==> flow/design.v <==
module Fiveto32Decoder(Select, Wenable, Load_Out);
input [4:0] Select;
input Wenable;
output reg [31:0] Load_Out;
always@(*)
if (Wenable == 1)
case(Select)
5'h0 : Load_Out = 32'h00000001;
5'h1 : Load_Out = 32'h00000002;
5'h2 : Load_Out = 32'h00000004;
5'h3 : Load_Out = 32'h00000008;
5'h4 : Load_Out = 32'h00000010;
5'h5 : Load_Out = 32'h00000020;
5'h6 : Load_Out = 32'h00000040;
5'h7 : Load_Out = 32'h00000080;
5'h8 : Load_Out = 32'h00000100;
5'h9 : Load_Out = 32'h00000200;
5'hA : Load_Out = 32'h00000400;
5'hB : Load_Out = 32'h00000800;
5'hC : Load_Out = 32'h000001000;
5'hD : Load_Out = 32'h000002000;
5'hE : Load_Out = 32'h000004000;
5'hF : Load_Out = 32'h000008000;
5'h10 : Load_Out = 32'h00010000;
5'h11 : Load_Out = 32'h00020000;
5'h12 : Load_Out = 32'h00040000;
5'h13 : Load_Out = 32'h00080000;
5'h14 : Load_Out = 32'h00100000;
5'h15 : Load_Out = 32'h00200000;
5'h16 : Load_Out = 32'h00400000;
5'h17 : Load_Out = 32'h00800000;
5'h18 : Load_Out = 32'h01000000;
5'h19 : Load_Out = 32'h02000000;
5'h1A : Load_Out = 32'h04000000;
5'h1B : Load_Out = 32'h08000000;
5'h1C : Load_Out = 32'h10000000;
5'h1D : Load_Out = 32'h20000000;
5'h1E : Load_Out = 32'h40000000;
5'h1F : Load_Out = 32'h80000000;
default: Load_Out = 32'h00000000;
endcase
else
Load_Out <= 0;
endmodule
module Register32bit (Din, Dout, Load, Reset, clk);
input [31:0] Din;
output reg [31:0] Dout;
input Load, Reset, clk;
always@(posedge clk or posedge Reset) begin
if (Reset == 1)
Dout = 0;
else if (Load == 1)
Dout <= Din;
else
Dout <= Dout;
end
endmodule
module Mux32to1 (Reg0,Reg1,Reg2,Reg3,Reg4,Reg5,Reg6,Reg7,Reg8,Reg9,Reg10,Reg11,Reg12,Reg13,Reg14,Reg15,Reg16,Reg17,Reg18,Reg19,Reg20,Reg21,Reg22,Reg23,Reg24,Reg25,Reg26,Reg27,Reg28,Reg29,Reg30,Reg31, Select, Regout);
input [31:0]Reg0, Reg1,Reg2,Reg3,Reg4,Reg5,Reg6,Reg7,Reg8,Reg9,Reg10,Reg11,Reg12,Reg13,Reg14,Reg15,Reg16;
input [31:0]Reg17,Reg18,Reg19,Reg20,Reg21,Reg22,Reg23,Reg24,Reg25,Reg26,Reg27,Reg28,Reg29,Reg30,Reg31;
input [4:0]Select;
output reg [31:0] Regout;
always@(*)
case(Select)
5'h0: Regout <= Reg0;
5'h1: Regout <= Reg1;
5'h2: Regout <= Reg2;
5'h3: Regout <= Reg3;
5'h4: Regout <= Reg4;
5'h5: Regout <= Reg5;
5'h6: Regout <= Reg6;
5'h7: Regout <= Reg7;
5'h8: Regout <= Reg8;
5'h9: Regout <= Reg9;
5'hA: Regout <= Reg10;
5'hB: Regout <= Reg11;
5'hC: Regout <= Reg12;
5'hD: Regout <= Reg13;
5'hE: Regout <= Reg14;
5'hF: Regout <= Reg15;
5'h10: Regout <= Reg16;
5'h11: Regout <= Reg17;
5'h12: Regout <= Reg18;
5'h13: Regout <= Reg19;
5'h14: Regout <= Reg20;
5'h15: Regout <= Reg21;
5'h16: Regout <= Reg22;
5'h17: Regout <= Reg23;
5'h18: Regout <= Reg24;
5'h19: Regout <= Reg25;
5'h1A: Regout <= Reg26;
5'h1B: Regout <= Reg27;
5'h1C: Regout <= Reg28;
5'h1D: Regout <= Reg29;
5'h1E: Regout <= Reg30;
5'h1F: Regout <= Reg31;
default Regout <= 32'b0;
endcase
endmodule
module RegisterFile32Bits(DataIn,DataA,DataB,RdAddress1,RdAddress2,WrtAddress,clk,Reset,Wenable);
input[31:0]DataIn;
input clk,Reset,Wenable;
input [4:0]RdAddress1,RdAddress2,WrtAddress;
output [31:0]DataA,DataB;
wire [31:0] Load;
wire [31:0] Dout0;
wire [31:0] Dout1;
wire [31:0] Dout2;
wire [31:0] Dout3;
wire [31:0] Dout4;
wire [31:0] Dout5;
wire [31:0] Dout6;
wire [31:0] Dout7;
wire [31:0] Dout8;
wire [31:0] Dout9;
wire [31:0] Dout10;
wire [31:0] Dout11;
wire [31:0] Dout12;
wire [31:0] Dout13;
wire [31:0] Dout14;
wire [31:0] Dout15;
wire [31:0] Dout16;
wire [31:0] Dout17;
wire [31:0] Dout18;
wire [31:0] Dout19;
wire [31:0] Dout20;
wire [31:0] Dout21;
wire [31:0] Dout22;
wire [31:0] Dout23;
wire [31:0] Dout24;
wire [31:0] Dout25;
wire [31:0] Dout26;
wire [31:0] Dout27;
wire [31:0] Dout28;
wire [31:0] Dout29;
wire [31:0] Dout30;
wire [31:0] Dout31;
Fiveto32Decoder u00 (WrtAddress,Wenable,Load);
Register32bit uu0 (DataIn, Dout0, Load[0], Reset, clk);
Register32bit uu1 (DataIn, Dout1, Load[1], Reset, clk);
Register32bit uu2 (DataIn, Dout2, Load[2], Reset, clk);
Register32bit uu3 (DataIn, Dout3, Load[3], Reset, clk);
Register32bit uu4 (DataIn, Dout4, Load[4], Reset, clk);
Register32bit uu5 (DataIn, Dout5, Load[5], Reset, clk);
Register32bit uu6 (DataIn, Dout6, Load[6], Reset, clk);
Register32bit uu7 (DataIn, Dout7, Load[7], Reset, clk);
Register32bit uu8 (DataIn, Dout8, Load[8], Reset, clk);
Register32bit uu9 (DataIn, Dout9, Load[9], Reset, clk);
Register32bit uu10 (DataIn, Dout10, Load[10], Reset, clk);
Register32bit uu11 (DataIn, Dout11, Load[11], Reset, clk);
Register32bit uu12 (DataIn, Dout12, Load[12], Reset, clk);
Register32bit uu13 (DataIn, Dout13, Load[13], Reset, clk);
Register32bit uu14 (DataIn, Dout14, Load[14], Reset, clk);
Register32bit uu15 (DataIn, Dout15, Load[15], Reset, clk);
Register32bit uu16 (DataIn, Dout16, Load[16], Reset, clk);
Register32bit uu17 (DataIn, Dout17, Load[17], Reset, clk);
Register32bit uu18 (DataIn, Dout18, Load[18], Reset, clk);
Register32bit uu19 (DataIn, Dout19, Load[19], Reset, clk);
Register32bit uu20 (DataIn, Dout20, Load[20], Reset, clk);
Register32bit uu21 (DataIn, Dout21, Load[21], Reset, clk);
Register32bit uu22 (DataIn, Dout22, Load[22], Reset, clk);
Register32bit uu23 (DataIn, Dout23, Load[23], Reset, clk);
Register32bit uu24 (DataIn, Dout24, Load[24], Reset, clk);
Register32bit uu25 (DataIn, Dout25, Load[25], Reset, clk);
Register32bit uu26 (DataIn, Dout26, Load[26], Reset, clk);
Register32bit uu27 (DataIn, Dout27, Load[27], Reset, clk);
Register32bit uu28 (DataIn, Dout28, Load[28], Reset, clk);
Register32bit uu29 (DataIn, Dout29, Load[29], Reset, clk);
Register32bit uu30 (DataIn, Dout30, Load[30], Reset, clk);
Register32bit uu31 (DataIn, Dout31, Load[31], Reset, clk);
Mux32to1 um1(Dout0,Dout1,Dout2,Dout3,Dout4,Dout5,Dout6,Dout7,Dout8,Dout9,Dout10,Dout11,Dout12,Dout13,Dout14,Dout15,Dout16,Dout17,Dout18,Dout19,Dout20,Dout21,Dout22,Dout23,Dout24,Dout25,Dout26,Dout27,Dout28,Dout29,Dout30,Dout31,RdAddress1, DataA);
Mux32to1 um2(Dout0,Dout1,Dout2,Dout3,Dout4,Dout5,Dout6,Dout7,Dout8,Dout9,Dout10,Dout11,Dout12,Dout13,Dout14,Dout15,Dout16,Dout17,Dout18,Dout19,Dout20,Dout21,Dout22,Dout23,Dout24,Dout25,Dout26,Dout27,Dout28,Dout29,Dout30,Dout31,RdAddress2, DataB);
endmodule 
# Step by step through the tools: RegisterFile32Bits
# What the tools print for RegisterFile32Bits, step after step.
# Line numbers count from 1 in the design file above.
# Not given: --
dict set report design {
  top_module {RegisterFile32Bits}
  clock_port {clk}
  lib {sky130hd}
  corner {tt_025C_1v80}
}

# Word level
# Yosys after proc, flatten, opt, wreduce and memory -nomap, before mapping. Enables and synchronous resets that opt folds into registers are not counted as muxes. Memory bits, and registers merged into a memory's read port (data or address), are not among the register bits. Print and check cells are not counted. Equal cells are merged and count once.
# Yosys's memory passes give these memory sizes; they may raise the number of words (mostly to a power of two), join words into wider ones and drop unused or constant bits.
dict set report bits {
  input_bits 50
  rom_bits 1024
  output_inout_bits 64
  n_memories 1
  regBits 1024
}
dict set report classes {
  mux 3
  reduce_and_logical 2
  n_eq 62
}
# memory size width rd write_ports line_no
set memory_table {}
lappend memory_table {{(name not given)} 32 32 1 0 7} ;# case(Select)
# operator count
set op_table {}
lappend op_table {{32-bit case mux with 32-bit select} 2}
lappend op_table {{5-bit equality test (second input constant)} 32}
lappend op_table {{5-bit by 4-bit equality test with 1-bit output (second input constant)} 16}
lappend op_table {{5-bit by 3-bit equality test with 1-bit output (second input constant)} 8}
lappend op_table {{32-bit two-way mux} 1}
lappend op_table {{5-bit by 2-bit equality test with 1-bit output (second input constant)} 4}
lappend op_table {{5-bit by 1-bit equality test with 1-bit output (second input constant)} 2}
lappend op_table {{5-bit logical NOT} 2}

# Longest topological paths
# Yosys ltp: most cells in a row. Word level: on the elaborated netlist, between registers, memories and ports. Mapped: between sequential cells and ports; inverters and the memories' decode and read muxes count.
dict set report logic_depth {
  word_depth 2
  abc_area 0
  ltp_mapped 10
  depth_no_buf 5
}

# After synthesis
# Yosys stat after the flow's synthesis: flattened, memories mapped to cells. It holds for the ABC_AREA given above (unset counts as 0); a run with the other value may have another netlist.
# The area totals of this step are shown rounded.
dict set report synth_totals {
  ff_cells 1024
  cells 5157
  mapped_area_um2 54100
}
# cell count type_area_um2
set by_type {}
lappend by_type {sky130_fd_sc_hd__dfrtp_1 1024 2.56E+04}
lappend by_type {sky130_fd_sc_hd__mux2_2 1028 1.16E+04}
lappend by_type {sky130_fd_sc_hd__nand3_1 1299 6.5E+03}
lappend by_type {sky130_fd_sc_hd__nand4_1 388 2.43E+03}
lappend by_type {sky130_fd_sc_hd__clkbuf_1 428 1.61E+03}
lappend by_type {sky130_fd_sc_hd__a22oi_1 210 1.58E+03}
lappend by_type {sky130_fd_sc_hd__and3_1 71 444.176}
lappend by_type {sky130_fd_sc_hd__nor4_1 67 419.152}
lappend by_type {sky130_fd_sc_hd__buf_1 104 390.374}
lappend by_type {sky130_fd_sc_hd__o32a_1 33 330.317}
lappend by_type {sky130_fd_sc_hd__buf_2 59 295.283}
lappend by_type {sky130_fd_sc_hd__a221o_1 29 290.278}
lappend by_type {sky130_fd_sc_hd__a21oi_1 50 250.24}
lappend by_type {sky130_fd_sc_hd__or4_1 32 240.23}
lappend by_type {sky130_fd_sc_hd__nor2_1 60 225.216}
lappend by_type {sky130_fd_sc_hd__and2_1 29 181.424}
lappend by_type {sky130_fd_sc_hd__o21ai_0 36 180.173}
lappend by_type {sky130_fd_sc_hd__a2111oi_0 14 122.618}
# Not listed: further types 44, cells in them 196.
# By module: a second synthesis without flattening, with its own total; a netlist apart from the flattened one above.
dict set report hier_totals {
  hier_cells 4963
  area_unflattened_um2 59300
}
# Rows give one instance, submodules left out.
# module cells mod_seq_area_um2 mod_area_um2 instances
set modules {}
lappend modules {Register32bit 69 801 1350 32}
lappend modules {Mux32to1 1354 0.0 7960 2}
lappend modules {Fiveto32Decoder 47 0.0 234 1}
lappend modules {RegisterFile32Bits 0 0.0 0.0 1}

# Worst setup path after synthesis
# Path of least setup slack by OpenSTA after synthesis, without wires, with an ideal clock, recovery checks aside; 20% of the period is set as input and as output delay. Where synthesis merged equal registers, the netlist keeps one of their names.
dict set report synth_timing {
  path_type {input port to output port}
  start {input port RdAddress1[3]}
  end {output port DataA[12]}
  path_slack_ns 2.444
  delay_ns 1.756
  launch_ns 1.400
  output_delay_ns 1.400
  t_arrival_ns 3.156
  stages 8
  tclk_ns 7.0
  synth_period_reached_ns 4.556
}
# "delay_ns" is the arrival time less input delay plus setup time.
# A path that ends at an output port has no setup time.
# "stages": output pins that drive a net of the path, with the launching flip-flop's if there is one; two outputs of one cell count as two.
# "synth_period_reached_ns" = period - worst setup slack (recovery checks aside). The figure is calculated, with input and output delays left at 20% of the set period.
# The rows between start and end are the longest chain of elaborated cells between them; the timing report does not say that the signal goes this way. Where chains are equally long, one stands for them.
# Each line given opens the expression or statement behind the cell; cells for indexed reads and writes are added by Yosys, which also makes memories of some case tables.
dict set report synth_via {
  cell_sequence {sky130_fd_sc_hd__buf_2 > sky130_fd_sc_hd__nor2b_4 > sky130_fd_sc_hd__buf_6 > sky130_fd_sc_hd__and2_1 > sky130_fd_sc_hd__buf_2 > sky130_fd_sc_hd__a221o_1 > sky130_fd_sc_hd__or4_1 > sky130_fd_sc_hd__o32a_1}
  elab_chain_cells 2
  cone_cells 33
  cone_classes {eq/ne: 31; mux: 1; reduce/logical: 1}
}
# element line_no
set synth_lines {}
lappend synth_lines {{start: declaration} 103} ;# input [4:0]RdAddress1,RdAddress2,WrtAddress;
lappend synth_lines {{5-bit equality test} 64} ;# case(Select)
lappend synth_lines {{32-bit case mux with 32-bit select} 64}
lappend synth_lines {{end: declaration} 104} ;# output [31:0]DataA,DataB;

# Worst path after layout
# From the final timing report of entry A: the path of least setup slack in the routed layout; clock arrival at registers is part of the times.
dict set report layout_timing {
  path_type {input port to output port}
  start {input port RdAddress1[0]}
  end {output port DataA[15]}
  launch_ns 1.36
  t_arrival_ns 5.13
  stages 9
  path_slack_ns 0.32
  tclk_ns 6.81
  output_delay_ns 1.36
}
# The rows between start and end are the longest chain of elaborated cells between them; the timing report does not say that the signal goes this way. Where chains are equally long, one stands for them.
dict set report layout_via {
  cell_sequence {sky130_fd_sc_hd__clkdlybuf4s50_1 > sky130_fd_sc_hd__nor3b_2 > sky130_fd_sc_hd__buf_12 > sky130_fd_sc_hd__and2_2 > sky130_fd_sc_hd__buf_12 > sky130_fd_sc_hd__a22oi_1 > sky130_fd_sc_hd__nand4_1 > sky130_fd_sc_hd__o32a_1 > sky130_fd_sc_hd__clkdlybuf4s50_1}
  elab_chain_cells 2
  cone_cells 33
  cone_classes {eq/ne: 31; mux: 1; reduce/logical: 1}
}
# element line_no
set layout_lines {}
lappend layout_lines {{start: declaration} 103} ;# input [4:0]RdAddress1,RdAddress2,WrtAddress;
lappend layout_lines {{5-bit equality test} 64} ;# case(Select)
lappend layout_lines {{32-bit case mux with 32-bit select} 64}
lappend layout_lines {{end: declaration} 104} ;# output [31:0]DataA,DataB;

; Below are 6 stored runs of the flow (Yosys, OpenROAD; platform sky130hd) on RegisterFile32Bits, each with its settings and what was measured, unordered. Constraints: input delay and output delay 20% of the set period each, output load 0.01 pF.
; "achievedPeriod_ns": clock period set for the run, less the worst setup slack. It is reckoned from that one timing run; input and output delays stay at 20% of the period that was set.
; "critical_path_time_ns": the worst setup path's part of the clock period (all of it between registers, 20% less for each end at a port) less its slack. A launch clock that arrives late makes it longer, a capture clock that arrives late makes it shorter.
; "design_power_w" rests on the timing tool's default activity at the inputs, not on a simulated workload.
; Results are given in rounded form.

[entry A: settings]
CORE_UTILIZATION = 50
period_ns = 6.81
CAP_MARGIN = 20
CORE_MARGIN = 2
SLEW_MARGIN = 20
[entry A: results]
die_footprint_um2 = 111000
cell_area_final_um2 = 61300
achievedPeriod_ns = 6.493
setup_ws_ns = 0.317
timing.hold.ws_ns = 0.529
design_power_w = 0.0177
synthArea_um2 = 54100
finalUtil_frac = 0.572
critical_path_time_ns = 3.77
worst_path_kind = input port to output port

[entry B: settings]
ABC_AREA = 0
CAP_MARGIN = 25
CELL_PAD_IN_SITES_DETAIL_PLACEMENT = 0
CORE_MARGIN = 4
CORE_UTILIZATION = 39
CTS_CLUSTER_DIAMETER = 388
GPL_ROUTABILITY_DRIVEN = 0
MIN_ROUTING_LAYER = met1
PLACE_DENSITY_LB_ADDON = 0.2
period_ns = 10.9
SLEW_MARGIN = 20
[entry B: results]
finalUtil_frac = 0.445
setup_ws_ns = 1.90
critical_path_time_ns = 4.64
worst_path_kind = input port to output port
synthArea_um2 = 54100
cell_area_final_um2 = 61300
timing.hold.ws_ns = 0.521
achievedPeriod_ns = 9.003
die_footprint_um2 = 145000
design_power_w = 0.0111

[entry C: settings]
ABC_AREA = 0
CAP_MARGIN = 15
CELL_PAD_IN_SITES_DETAIL_PLACEMENT = 1
CELL_PAD_IN_SITES_GLOBAL_PLACEMENT = 0
CORE_ASPECT_RATIO = 0.77
CORE_MARGIN = 4
CORE_UTILIZATION = 44
CTS_CLUSTER_SIZE = 25
GPL_ROUTABILITY_DRIVEN = 0
GPL_TIMING_DRIVEN = 1
HOLD_SLACK_MARGIN = 0.19
MAX_ROUTING_LAYER = met5
PLACE_DENSITY_LB_ADDON = 0.03
SETUP_SLACK_MARGIN = 2.45
SLEW_MARGIN = 40
TNS_END_PERCENT = 10
period_ns = 8.38
[entry C: results]
design_power_w = 0.0142
synthArea_um2 = 54100
timing.hold.ws_ns = 0.521
achievedPeriod_ns = 6.259
die_footprint_um2 = 129000
cell_area_final_um2 = 62500
finalUtil_frac = 0.514
setup_ws_ns = 2.12
critical_path_time_ns = 2.91
worst_path_kind = input port to output port

[entry D: settings]
ABC_AREA = 0
CAP_MARGIN = 15
CELL_PAD_IN_SITES_DETAIL_PLACEMENT = 1
CELL_PAD_IN_SITES_GLOBAL_PLACEMENT = 0
CORE_ASPECT_RATIO = 0.77
CORE_MARGIN = 7
CORE_UTILIZATION = 69
CTS_CLUSTER_SIZE = 25
GPL_ROUTABILITY_DRIVEN = 0
GPL_TIMING_DRIVEN = 0
MAX_ROUTING_LAYER = met4
PLACE_DENSITY_LB_ADDON = 0.03
SETUP_SLACK_MARGIN = 1.71
SLEW_MARGIN = 40
TNS_END_PERCENT = 10
period_ns = 8.38
[entry D: results]
outcome = incomplete, placement halted on DPL-0033

[entry E: settings]
ABC_AREA = 0
CAP_MARGIN = 15
CELL_PAD_IN_SITES_DETAIL_PLACEMENT = 2
CELL_PAD_IN_SITES_GLOBAL_PLACEMENT = 1
CORE_ASPECT_RATIO = 0.77
CORE_MARGIN = 5
CORE_UTILIZATION = 46
CTS_CLUSTER_SIZE = 63
GPL_ROUTABILITY_DRIVEN = 0
MAX_ROUTING_LAYER = met5
PLACE_DENSITY_LB_ADDON = 0.14
SETUP_SLACK_MARGIN = 1.71
SLEW_MARGIN = 40
period_ns = 8.38
[entry E: results]
timing.hold.ws_ns = 0.533
critical_path_time_ns = 3.57
worst_path_kind = input port to output port
die_footprint_um2 = 125000
design_power_w = 0.015
setup_ws_ns = 1.46
achievedPeriod_ns = 6.922
finalUtil_frac = 0.528
cell_area_final_um2 = 61700
synthArea_um2 = 54100

[entry F: settings]
CAP_MARGIN = 25
CELL_PAD_IN_SITES_DETAIL_PLACEMENT = 2
CORE_ASPECT_RATIO = 1.03
CORE_UTILIZATION = 40
CTS_CLUSTER_SIZE = 31
GPL_ROUTABILITY_DRIVEN = 0
MIN_ROUTING_LAYER = met1
SETUP_SLACK_MARGIN = 0.84
period_ns = 4.42
CORE_MARGIN = 2
SLEW_MARGIN = 20
[entry F: results]
outcome = incomplete, routing halted on ODB-0269
